==> flow/design.v <==
`timescale 1ns / 1ps
module xbip_dsp48_macro_0 (
    input wire                 CLK,
    input wire                 CE,
    input wire signed  [7:0]   A,
    input wire signed  [7:0]   B,
    input wire signed  [30:0]  C,
    output wire signed [31:0]  P
);
assign P = A * B + C;
endmodule
`timescale 1ns / 1ps
module MAC(
    input wire rstn_i,
    input wire clk_i,
    input wire dsp_enable_i,
    input wire dsp_valid_i,
    input wire signed [7:0] dsp_input_i,
    input wire signed [7:0] dsp_weight_i,
    output wire valid_o_d,
    output reg done_o,
    output wire signed [31:0] dsp_output_o
);
reg signed [30:0] partial_sum;     
reg signed [31:0] dsp_output;
wire signed [31:0] dsp_temp;
wire dsp_valid_o;
reg [1:0] dsp_valid_delay;
assign dsp_output_o = dsp_output;
assign dsp_valid_o = dsp_valid_delay[0];
assign valid_o_d = dsp_valid_delay[1];
always @(posedge clk_i or negedge rstn_i) begin
    if (!rstn_i) begin
        partial_sum <= 0;
    end else if (valid_o_d) begin
        partial_sum <= 0;
    end else begin
        partial_sum <= $signed ({dsp_temp[31],dsp_temp[29:0]});
    end 
end
always @(posedge clk_i or negedge rstn_i) begin
    if (!rstn_i) begin
        dsp_valid_delay <=0;
    end
    else begin
        dsp_valid_delay[0] <= dsp_valid_i;
        dsp_valid_delay[1] <= dsp_valid_delay[0];
    end
end
always @(posedge clk_i or negedge rstn_i) begin    
    if(!rstn_i) begin
        dsp_output <= 0;
        done_o <= 0;
    end
    else if (dsp_valid_o) begin
        dsp_output <= dsp_temp;
        done_o <= 1;
    end
    else begin
        dsp_output <=0;
        done_o <= 0;
    end
end 
xbip_dsp48_macro_0 DSP_for_MAC (
    .CLK(clk_i),              
    .CE(dsp_enable_i),        
    .A(dsp_input_i),          
    .B(dsp_weight_i),         
    .C(partial_sum),          
    .P(dsp_temp)              
);
endmodule
module Quantize
#(
    parameter WIDTH_INPUT       = 32, 
    parameter WIDTH_OUTPUT      = 8,
    parameter NUM_CALCULATE     = 8,
    parameter SCALIING_FACTOR   = 2408, 
    parameter QUANTIZE_BIT      = 8
)
(
    input wire                              clk_i,           
    input wire                              rstn_i,          
    input wire                              i_q_en,          
    input wire signed   [WIDTH_INPUT-1:0]   din_i,           
    output wire signed  [WIDTH_OUTPUT-1:0]  o_qout,          
    output wire                             o_qvalid,        
    output wire                             done_o           
);
    localparam LOCAL_COUNTER = $clog2(NUM_CALCULATE);  
    reg         [LOCAL_COUNTER-1:0] rCnt;                
    reg signed  [WIDTH_INPUT-1:0]   rScaled;             
    reg signed  [WIDTH_OUTPUT-1:0]  rClipped;            
    reg     rEn_delay;                                   
    reg     q_valid;                                     
    reg     q_done;                                      
    always @(posedge clk_i) begin
        if (!rstn_i) begin
            rEn_delay <= 0;                        
        end else begin
            rEn_delay <= i_q_en;                   
        end
    end
    always @(posedge clk_i or negedge rstn_i) begin
        if (!rstn_i) begin
            rScaled <= 0;                           
        end else if(din_i >= 0) begin
            rScaled <= (din_i + SCALIING_FACTOR / 2) / SCALIING_FACTOR;  
        end else begin
            rScaled <= (din_i - SCALIING_FACTOR / 2) / SCALIING_FACTOR;  
        end
    end
    always @(posedge clk_i) begin
        if (!rstn_i) begin
            q_valid <= 0;                          
            q_done  <= 0;                          
        end else if (rEn_delay) begin
            q_valid <= 1;                          
        end else if (rCnt == NUM_CALCULATE-2) begin
            q_done  <= 1;                           
        end else if (rCnt == NUM_CALCULATE-1) begin
            q_done  <= 0;                           
            q_valid <= 0;                          
        end
    end
    always @(posedge clk_i) begin
        if (!rstn_i) begin
            rCnt    <= 0;                              
        end else if(q_valid) begin
            rCnt <= rCnt + 1;                       
        end else begin
            rCnt <= 0;                              
        end
    end
    always @(posedge clk_i or negedge rstn_i) begin
        if (!rstn_i) begin
            rClipped <= 0;                          
        end else if (q_valid | rEn_delay) begin
            case(rScaled[QUANTIZE_BIT:QUANTIZE_BIT-1])
                2'b01:  begin
                    rClipped <= {(QUANTIZE_BIT-1){1'b1}};  
                end
                2'b10:  begin
                    rClipped <= {1'b1,{(QUANTIZE_BIT-1){1'b0}}};  
                end
                default:    begin
                    rClipped <= rScaled[QUANTIZE_BIT-1:0];  
                end
            endcase
        end else begin
            rClipped <= 0;                          
        end
    end    
    assign o_qvalid = q_valid;                     
    assign done_o   = q_done;                        
    assign o_qout   = rClipped;                      
endmodule
module Dequantize
#(
    parameter WIDTH_INPUT       = 32,
    parameter WIDTH_OUTPUT      = 32,
    parameter SCALIING_FACTOR_X = 2408,   
    parameter SCALIING_FACTOR_Y = 134,    
    parameter NUM_COUNTER_BIT   = 3,
    parameter NUM_CALCULATE     = 4
)
(
    input wire  clk_i,                               
    input wire  rstn_i,                              
    input wire signed   [WIDTH_INPUT-1:0]   din_i,   
    input wire  valid_i,                             
    output wire valid_o,                             
    output wire done_o,                              
    output wire signed  [WIDTH_OUTPUT-1:0]  dout_o   
);
    reg         [NUM_COUNTER_BIT-1:0]   rCnt;            
    reg signed  [WIDTH_OUTPUT-1:0]      rScaled;         
    reg         q_done;                                  
    reg [1:0]   valid_delay;                             
    always @(posedge clk_i or negedge rstn_i) begin
        if (!rstn_i) begin
            rScaled <= 0;
        end else begin
            rScaled <= din_i * SCALIING_FACTOR_X * SCALIING_FACTOR_Y; 
        end
    end
    always @(posedge clk_i or negedge rstn_i) begin
        if (!rstn_i) begin
            q_done <= 0;
        end else if (rCnt == NUM_CALCULATE-2) begin
            q_done <= 1;
        end else if (rCnt == NUM_CALCULATE-1) begin
            q_done <= 0;
        end
    end
    always @(posedge clk_i or negedge rstn_i) begin
        if (!rstn_i) begin
            rCnt <= 0;
        end else if (valid_o) begin
            rCnt <= rCnt + 1;
        end else begin
            rCnt <= 0;
        end
    end
    always @(posedge clk_i or negedge rstn_i) begin
        if (!rstn_i) begin
            valid_delay <= 0;
        end else begin
            valid_delay[0] <= valid_i;
            valid_delay[1] <= valid_delay[0];
        end
    end
    assign done_o = q_done;
    assign valid_o = valid_delay[1];
    assign dout_o = rScaled;
endmodule
module top(
    input wire                  clk_i,           
    input wire                  rstn_i,          
    input wire                  start_i,         
    input wire signed   [31:0]  vector_x_i,      
    input wire signed   [31:0]  quant_w_i,       
    output wire                 done_o,          
    output wire signed  [31:0]  dout_o           
);
wire quantize_done;                        
wire dequantize_done;                      
wire signed [7:0]   quantized_data;          
wire signed [31:0]  mac_out [3:0];           
reg signed  [31:0]  mac_o [3:0];             
wire valid;                                
wire mac_done;                             
wire [3:0] mac_done_w;                     
assign mac_done = mac_done_w[0];
reg q_valid;                               
reg [31:0] q_in;                           
Quantize #(
    .WIDTH_INPUT(32), 
    .WIDTH_OUTPUT(8),
    .NUM_CALCULATE(8),                     
    .SCALIING_FACTOR(2408),                
    .QUANTIZE_BIT(8) 
) quantize_inst (
    .clk_i(clk_i),                         
    .rstn_i(rstn_i),                       
    .i_q_en(start_i),                      
    .din_i(vector_x_i),                    
    .o_qout(quantized_data),               
    .o_qvalid(valid),                      
    .done_o(quantize_done)                 
);
genvar i;
generate 
    for (i = 0; i < 4; i = i + 1) begin : mac_gen
        MAC mymac(
            .clk_i(clk_i),                 
            .rstn_i(rstn_i),               
            .dsp_enable_i(valid),          
            .dsp_valid_i(quantize_done),   
            .dsp_input_i(quantized_data),  
            .dsp_weight_i(quant_w_i[32-1-8*i:32-8*(i+1)]),  
            .done_o(mac_done_w[i]),        
            .dsp_output_o(mac_out[i])      
        );
        always @(posedge clk_i or negedge rstn_i) begin
            if (!rstn_i) begin
                mac_o[i] <= 0;             
            end else if (mac_done) begin
                mac_o[i] <= mac_out[i];    
            end
        end
    end
endgenerate
Dequantize #(
    .WIDTH_INPUT(32),                      
    .WIDTH_OUTPUT(32), 
    .SCALIING_FACTOR_X(2408), 
    .SCALIING_FACTOR_Y(134),
    .NUM_COUNTER_BIT(3),                   
    .NUM_CALCULATE(4) 
) dequantize_inst (
    .clk_i(clk_i),                         
    .rstn_i(rstn_i),                       
    .din_i(q_in),                          
    .valid_i(q_valid),                     
    .done_o(dequantize_done),              
    .dout_o(dout_o)                        
);
reg [1:0] qCnt;                            
always @(posedge clk_i or negedge rstn_i) begin
    if (!rstn_i) begin
        qCnt <= 0;                         
    end else if (q_valid) begin
        qCnt <= qCnt + 1;                  
    end
end
always @(posedge clk_i or negedge rstn_i) begin
    if (!rstn_i) begin
        q_valid <= 0;                      
    end else if (mac_done) begin
        q_valid <= 1;                      
    end else if (qCnt == 3) begin
        q_valid <= 0;                      
    end
end
always @(posedge clk_i or negedge rstn_i) begin
    if (!rstn_i) begin
        q_in <= 0;                         
    end else if (q_valid) begin
        q_in <= mac_o[qCnt];               
    end else begin
        q_in <= 0;                         
    end
end
assign done_o = dequantize_done ? 1 : 0;   
endmodule
Subject: tool reports on top

Hi,

### Tool chain data of top

Module top before and after one edit of its RTL, step after step.
"before" refers to lines of the RTL above, "after" to lines of the edited file.
"difference": "after" minus "before" as printed here.
Operators carry their Yosys type and port widths (W data, S select, Z words).
Library cell names are shortened.
Not given: n/a

* top module: top
* clock input: clk_i
* standard-cell library: sky130hd
* library corner: tt_025C_1v80

### Diff

Unified diff, file above to edited file.
The edited RTL no longer does the same as the RTL above: the edit was made by script, with no optimisation intended.

```diff
@@ -140,7 +140,4 @@
                 2'b01:  begin
                     rClipped <= {(QUANTIZE_BIT-1){1'b1}};  
-                end
-                2'b10:  begin
-                    rClipped <= {1'b1,{(QUANTIZE_BIT-1){1'b0}}};  
                 end
                 default:    begin
```

### After elaboration

Source: Yosys, flattened and elaborated. Widths are those after wreduce. Registers that Yosys merges into a memory's read port (data or address) are not register bits. Print and check cells do not count. Equal cells are merged and count once.

Cells by class
* add/subtract/negate cells: before 9, after 9, difference 0
* eq/ne operators: before 10, after 9, difference -1
* bitwise logic cells: before 2, after 2, difference 0
* $mul: before 6, after 6, difference 0
* order comparisons: before 1, after 1, difference 0
* reduce/logical cells: before 8, after 8, difference 0
* mux-type cells: before 24, after 24, difference 0
* div/mod/pow operators: before 2, after 2, difference 0

Operators with widths
* $eq A2 B2 Y1 const B: before 3, after 2, difference -1
* $mux W8: before 1, after 2, difference +1
* $pmux W8 S2: before 1, after 0, difference -1

Unchanged operator kinds not shown: 25.

Bit counts
* input bits: before 67, after 67, difference 0
* output and inout port bits: before 33, after 33, difference 0
* bits in registers: before 481, after 481, difference 0
* elaborated cells: before 92, after 91, difference -1

### Depth

Depth = most cells in a row (Yosys ltp): at word level without a register or memory, in the mapped netlist without a sequential cell, where the memories' decode and read muxes count.

Depth
* depth in word-level cells: before 4, after 4, difference 0
* ABC_AREA: before 0, after 0
* gate-level depth with buffers: before 98, after 103, difference +5
* depth with buffers taken out: before 78, after 86, difference +8

### Synthesis result

Yosys stat after the flow's synthesis: flattened, memories mapped to cells. It holds for the ABC_AREA given above (unset counts as 0); a run with the other value may have another netlist.

Cells by type
* o21ai_0: before 128, after 166, difference +38
* a21oi_1: before 306, after 334, difference +28
* xnor2_1: before 264, after 284, difference +20
* mux2i_1: before 48, after 33, difference -15
* nor3_1: before 67, after 53, difference -14
* buf_6: before 4, after 16, difference +12
* nor2b_1: before 124, after 135, difference +11
* mux2_2: before 130, after 121, difference -9
* clkbuf_1: before 119, after 110, difference -9
* a31oi_1: before 35, after 26, difference -9
* a22oi_1: before 4, after 13, difference +9
* or3_1: before 20, after 28, difference +8
* o211ai_1: before 43, after 36, difference -7
* a21o_1: before 42, after 49, difference +7
* o21ai_1: before 41, after 34, difference -7
* inv_1: before 516, after 522, difference +6
* nand2_1: before 307, after 301, difference -6
* xor2_1: before 110, after 104, difference -6

Unchanged cell types not shown: 23.
The list need not be complete.

Mapped netlist
* buffers: before 170, after 177, difference +7
* synthesis area (sq um): before 45496.1, after 46374.5, difference +878.4
* mapped flip-flops: before 426, after 426, difference 0
* sequential area (sq um): before 10630.2, after 10630.2, difference 0.0
* cell count: before 4864, after 4977, difference +113

The figures by module come from a second, unflattened synthesis with its own total; it is not the netlist above.

Unflattened totals
* cells (unflattened synthesis): before 5830, after 5936, difference +106
* area (unflattened synthesis) (sq um): before 57774.2, after 58290.9, difference +516.7

Rows give one instance, submodules left out.

By module, before
* xbip_dsp48_macro_0: times used 4, area 5429.0 sq um, cells 538, sequential area 0.0 sq um
* Quantize: times used 1, area 13850.8 sq um, cells 1904, sequential area 545.5 sq um
* MAC: times used 4, area 2085.8 sq um, cells 135, sequential area 1626.6 sq um
* Dequantize: times used 1, area 7223.2 sq um, cells 734, sequential area 850.8 sq um
* top: times used 1, area 6641.4 sq um, cells 500, sequential area 4078.9 sq um

By module, after
* xbip_dsp48_macro_0: times used 4, area 5429.0 sq um, cells 538, sequential area 0.0 sq um
* Quantize: times used 1, area 14367.5 sq um, cells 2010, sequential area 545.5 sq um
* MAC: times used 4, area 2085.8 sq um, cells 135, sequential area 1626.6 sq um
* Dequantize: times used 1, area 7223.2 sq um, cells 734, sequential area 850.8 sq um
* top: times used 1, area 6641.4 sq um, cells 500, sequential area 4078.9 sq um

### Path before layout

Path of least setup slack by OpenSTA after synthesis, without wires, with an ideal clock, recovery checks aside; 20% of the period is set as input and as output delay. Where synthesis merged equal registers, the netlist keeps one of their names.

Timing path post-synthesis
* kind: before input-to-reg, after input-to-reg
* start: before input vector_x_i[31], after input vector_x_i[31]
* end: before register quantize_inst.rScaled[6], after register quantize_inst.rScaled[8]
* external input delay (ps): before 6600, after 6600, difference 0
* launch time at the first pin (ps): before 6600, after 6600, difference 0
* stages: before 89, after 92, difference +3
* path slack (ps): before 6447, after 5519, difference -928
* data arrival time (ps): before 26473, after 27349, difference +876
* period (ps): before 33000, after 33000, difference 0
* delay of the path (ps): before 19953, after 20881, difference +928
* setup time (ps): before 80, after 132, difference +52
* data required time (ps): before 32920, after 32868, difference -52
* path buffers: before 13, after 9, difference -4
* period reached after synthesis (ps): before 26553, after 27481, difference +928

"delay of the path" is the arrival time less input delay plus setup time.
"stages" counts driving pins, that of a launching flip-flop among them; a cell with two outputs on the path counts twice.
"period reached after synthesis" is the clock period less the worst setup slack; recovery checks do not enter. This is arithmetic on one report: input and output delays are still those of the set period (20% each).
The rows between start and end are the longest chain of elaborated cells between them; the timing report does not say that the signal goes this way. Where chains are equally long, one stands for them.
Each line given opens the expression or statement behind the cell; cells for indexed reads and writes are added by Yosys, which also makes memories of some case tables.
A register here has more assigning lines than the two given.

On the way, post-synthesis, before:
* path through: clkbuf_1 ha_1 buf_2 a21oi_2 o211ai_1 a221oi_2 nand2_1 xnor2_1 o211a_2 nand4bb_1 nor4_4 o311ai_2 and2_1 o21ai_1 xor2_1 buf_2 o311a_2 a21oi_4 (+53 left out) mux2i_1 xor2_1 o21ba_2 o21ai_4 a21oi_4 clkbuf_1 o21ai_1 o31ai_1 a31o_1 nand2_1 nand2_1 o211ai_1 o21ai_0 a21oi_1 ha_1 and3_1 a21oi_1 xnor2_1
* cells in the longest elaborated chain: 3
* elaborated cells between the ends (all ways): 6
* RTL lines with such cells: 3
* those cells by class: add/sub (2); div (2); compare (1); mux (1)

Ends and longest elaborated chain, post-synthesis, before
* start: declaration: line 221 `input wire signed   [31:0]  vector_x_i,`
* $sub A32 B12 Y32: line 110 `rScaled <= (din_i - SCALIING_FACTOR / 2) / SCALIING_FACTOR;`
* $div A32 B13 Y32: line 110
* $mux W9: line 107 `end else if(din_i >= 0) begin`
* end: assignment: line 108 `rScaled <= (din_i + SCALIING_FACTOR / 2) / SCALIING_FACTOR;`
* end: assignment: line 110
* end: declaration: line 92 `reg signed  [WIDTH_INPUT-1:0]   rScaled;`

On the way, post-synthesis, after:
* path through: clkbuf_1 ha_1 a211oi_2 o21ai_1 o21ai_1 xor2_1 or4b_1 buf_4 nor3_4 nand3_1 buf_2 or4_1 nand3_1 o2111ai_1 buf_4 a221oi_4 o311ai_1 or4_1 (+56 left out) mux2i_1 a21oi_1 o221a_2 o21ai_1 a21oi_1 o32a_1 a21boi_1 o21ai_2 a211oi_2 o221ai_1 a211oi_1 o21ai_1 a21oi_1 o22ai_1 ha_1 nand3_1 o21ai_0 xnor2_1
* cells in the longest elaborated chain: 3
* elaborated cells between the ends (all ways): 6
* RTL lines with such cells: 3
* those cells by class: add/sub (2); div (2); compare (1); mux (1)

Ends and longest elaborated chain, post-synthesis, after
* start: declaration: line 218 `input wire signed   [31:0]  vector_x_i,`
* $sub A32 B12 Y32: line 110 `rScaled <= (din_i - SCALIING_FACTOR / 2) / SCALIING_FACTOR;`
* $div A32 B13 Y32: line 110
* $mux W9: line 107 `end else if(din_i >= 0) begin`
* end: assignment: line 108 `rScaled <= (din_i + SCALIING_FACTOR / 2) / SCALIING_FACTOR;`
* end: assignment: line 110
* end: declaration: line 92 `reg signed  [WIDTH_INPUT-1:0]   rScaled;`

### Path in the finished layout

From the final timing report of each run of pair 1: the path of least setup slack in the routed layout; clock arrival at registers is part of the times.
The report prints the path's times to 10 ps; the period is as set.

Timing path post-layout
* kind: before input-to-reg, after input-to-reg
* start: before input vector_x_i[31], after input vector_x_i[31]
* end: before register quantize_inst.rScaled[8], after register quantize_inst.rScaled[6]
* external input delay (ps): before 6600, after 6600, difference 0
* launch time at the first pin (ps): before 6600, after 6600, difference 0
* path slack (ps): before 2160, after 2000, difference -160
* period (ps): before 33000, after 33000, difference 0
* path buffers: before 3, after 6, difference +3
* stages: before 81, after 92, difference +11
* data arrival time (ps): before 31300, after 31440, difference +140
* data required time (ps): before 33460, after 33440, difference -20
* setup time (ps): before 120, after 130, difference +10

The rows between start and end are the longest chain of elaborated cells between them; the timing report does not say that the signal goes this way. Where chains are equally long, one stands for them.
A register here has more assigning lines than the two given.

On the way, post-layout, before:
* path through: clkdlybuf4s50_1 buf_4 inv_1 fa_1 nand2b_1 a211oi_2 nor2_1 xor2_1 or3b_1 nor4_1 nand2_1 nor4_4 o311ai_2 a211oi_2 or2_1 mux2_4 a211oi_1 a31oi_1 (+45 left out) o31a_2 mux2i_1 xor2_1 o21ba_2 o21ai_4 a21oi_4 mux4_2 a21oi_1 and3_1 o211ai_1 a21oi_1 nand3b_4 nand2_1 a21oi_1 ha_1 and3_1 a21oi_1 xnor2_1
* cells in the longest elaborated chain: 3
* elaborated cells between the ends (all ways): 6
* RTL lines with such cells: 3
* those cells by class: add/sub (2); div (2); compare (1); mux (1)

Ends and longest elaborated chain, post-layout, before
* start: declaration: line 221 `input wire signed   [31:0]  vector_x_i,`
* $sub A32 B12 Y32: line 110 `rScaled <= (din_i - SCALIING_FACTOR / 2) / SCALIING_FACTOR;`
* $div A32 B13 Y32: line 110
* $mux W9: line 107 `end else if(din_i >= 0) begin`
* end: assignment: line 108 `rScaled <= (din_i + SCALIING_FACTOR / 2) / SCALIING_FACTOR;`
* end: assignment: line 110
* end: declaration: line 92 `reg signed  [WIDTH_INPUT-1:0]   rScaled;`

On the way, post-layout, after:
* path through: clkdlybuf4s50_1 buf_4 inv_1 ha_1 o211ai_1 o21ai_1 o21ai_1 xor2_1 or4b_1 nor3_4 nand3_2 or4_1 and3_4 a21oi_4 o31a_1 o31ai_2 buf_4 or3_1 (+56 left out) xnor2_1 o221a_2 o21ai_2 a21oi_2 o32a_1 a21boi_1 o21ai_2 nand2_2 inv_4 o221ai_1 o311ai_1 o21ai_1 a21oi_1 o22ai_1 ha_1 nand3_1 o21ai_0 xnor2_1
* cells in the longest elaborated chain: 3
* elaborated cells between the ends (all ways): 6
* RTL lines with such cells: 3
* those cells by class: add/sub (2); div (2); compare (1); mux (1)

Ends and longest elaborated chain, post-layout, after
* start: declaration: line 218 `input wire signed   [31:0]  vector_x_i,`
* $sub A32 B12 Y32: line 110 `rScaled <= (din_i - SCALIING_FACTOR / 2) / SCALIING_FACTOR;`
* $div A32 B13 Y32: line 110
* $mux W9: line 107 `end else if(din_i >= 0) begin`
* end: assignment: line 108 `rScaled <= (din_i + SCALIING_FACTOR / 2) / SCALIING_FACTOR;`
* end: assignment: line 110
* end: declaration: line 92 `reg signed  [WIDTH_INPUT-1:0]   rScaled;`

### Measured runs

Both versions went through the flow (Yosys, OpenROAD) with the same settings in each pair. Constraints: input delay and output delay 20% of the set period each, output load 0.01 pF.

Flow settings, pair 1:
* period_ns: 33.0
* CAP_MARGIN: 20
* CORE_MARGIN: 2
* CORE_UTILIZATION: 40
* SLEW_MARGIN: 20

Measured results, pair 1
* period achieved (ps): before 30838, after 31002, difference +164
* worst hold slack in the final report (ps): before 346, after 341, difference -5
* std-cell area (final layout) (sq um): before 49603.8, after 50434.6, difference +830.8
* chip area after synthesis (Yosys) (sq um): before 45496.1, after 46374.5, difference +878.4
* die size (sq um): before 116455.0, after 118677.0, difference +2222.0
* setup slack of the critical path (ps): before 2162, after 1998, difference -164
* total negative slack (ps): before 0, after 0, difference 0

Flow settings, pair 2:
* ABC_AREA: 1
* CORE_UTILIZATION: 32
* CTS_CLUSTER_DIAMETER: 22
* GPL_ROUTABILITY_DRIVEN: 0
* HOLD_SLACK_MARGIN: 0.22
* MAX_ROUTING_LAYER: met4
* MIN_ROUTING_LAYER: met1
* PLACE_DENSITY_LB_ADDON: 0.2
* SETUP_SLACK_MARGIN: 5.0
* period_ns: 24.7
* CAP_MARGIN: 20
* CORE_MARGIN: 2
* SLEW_MARGIN: 20

Measured results, pair 2
* period achieved (ps): before 21243, after 21317, difference +74
* worst hold slack in the final report (ps): before 363, after 330, difference -33
* std-cell area (final layout) (sq um): before 60187.7, after 60305.3, difference +117.6
* chip area after synthesis (Yosys) (sq um): before 46314.4, after 45567.5, difference -746.9
* die size (sq um): before 147790.0, after 145432.0, difference -2358.0
* setup slack of the critical path (ps): before 3457, after 3383, difference -74
* total negative slack (ps): before 0, after 0, difference 0

"period achieved" is the run's clock period less its worst setup slack. It is reckoned from that one timing run; input and output delays stay at 20% of the period that was set.

Regards
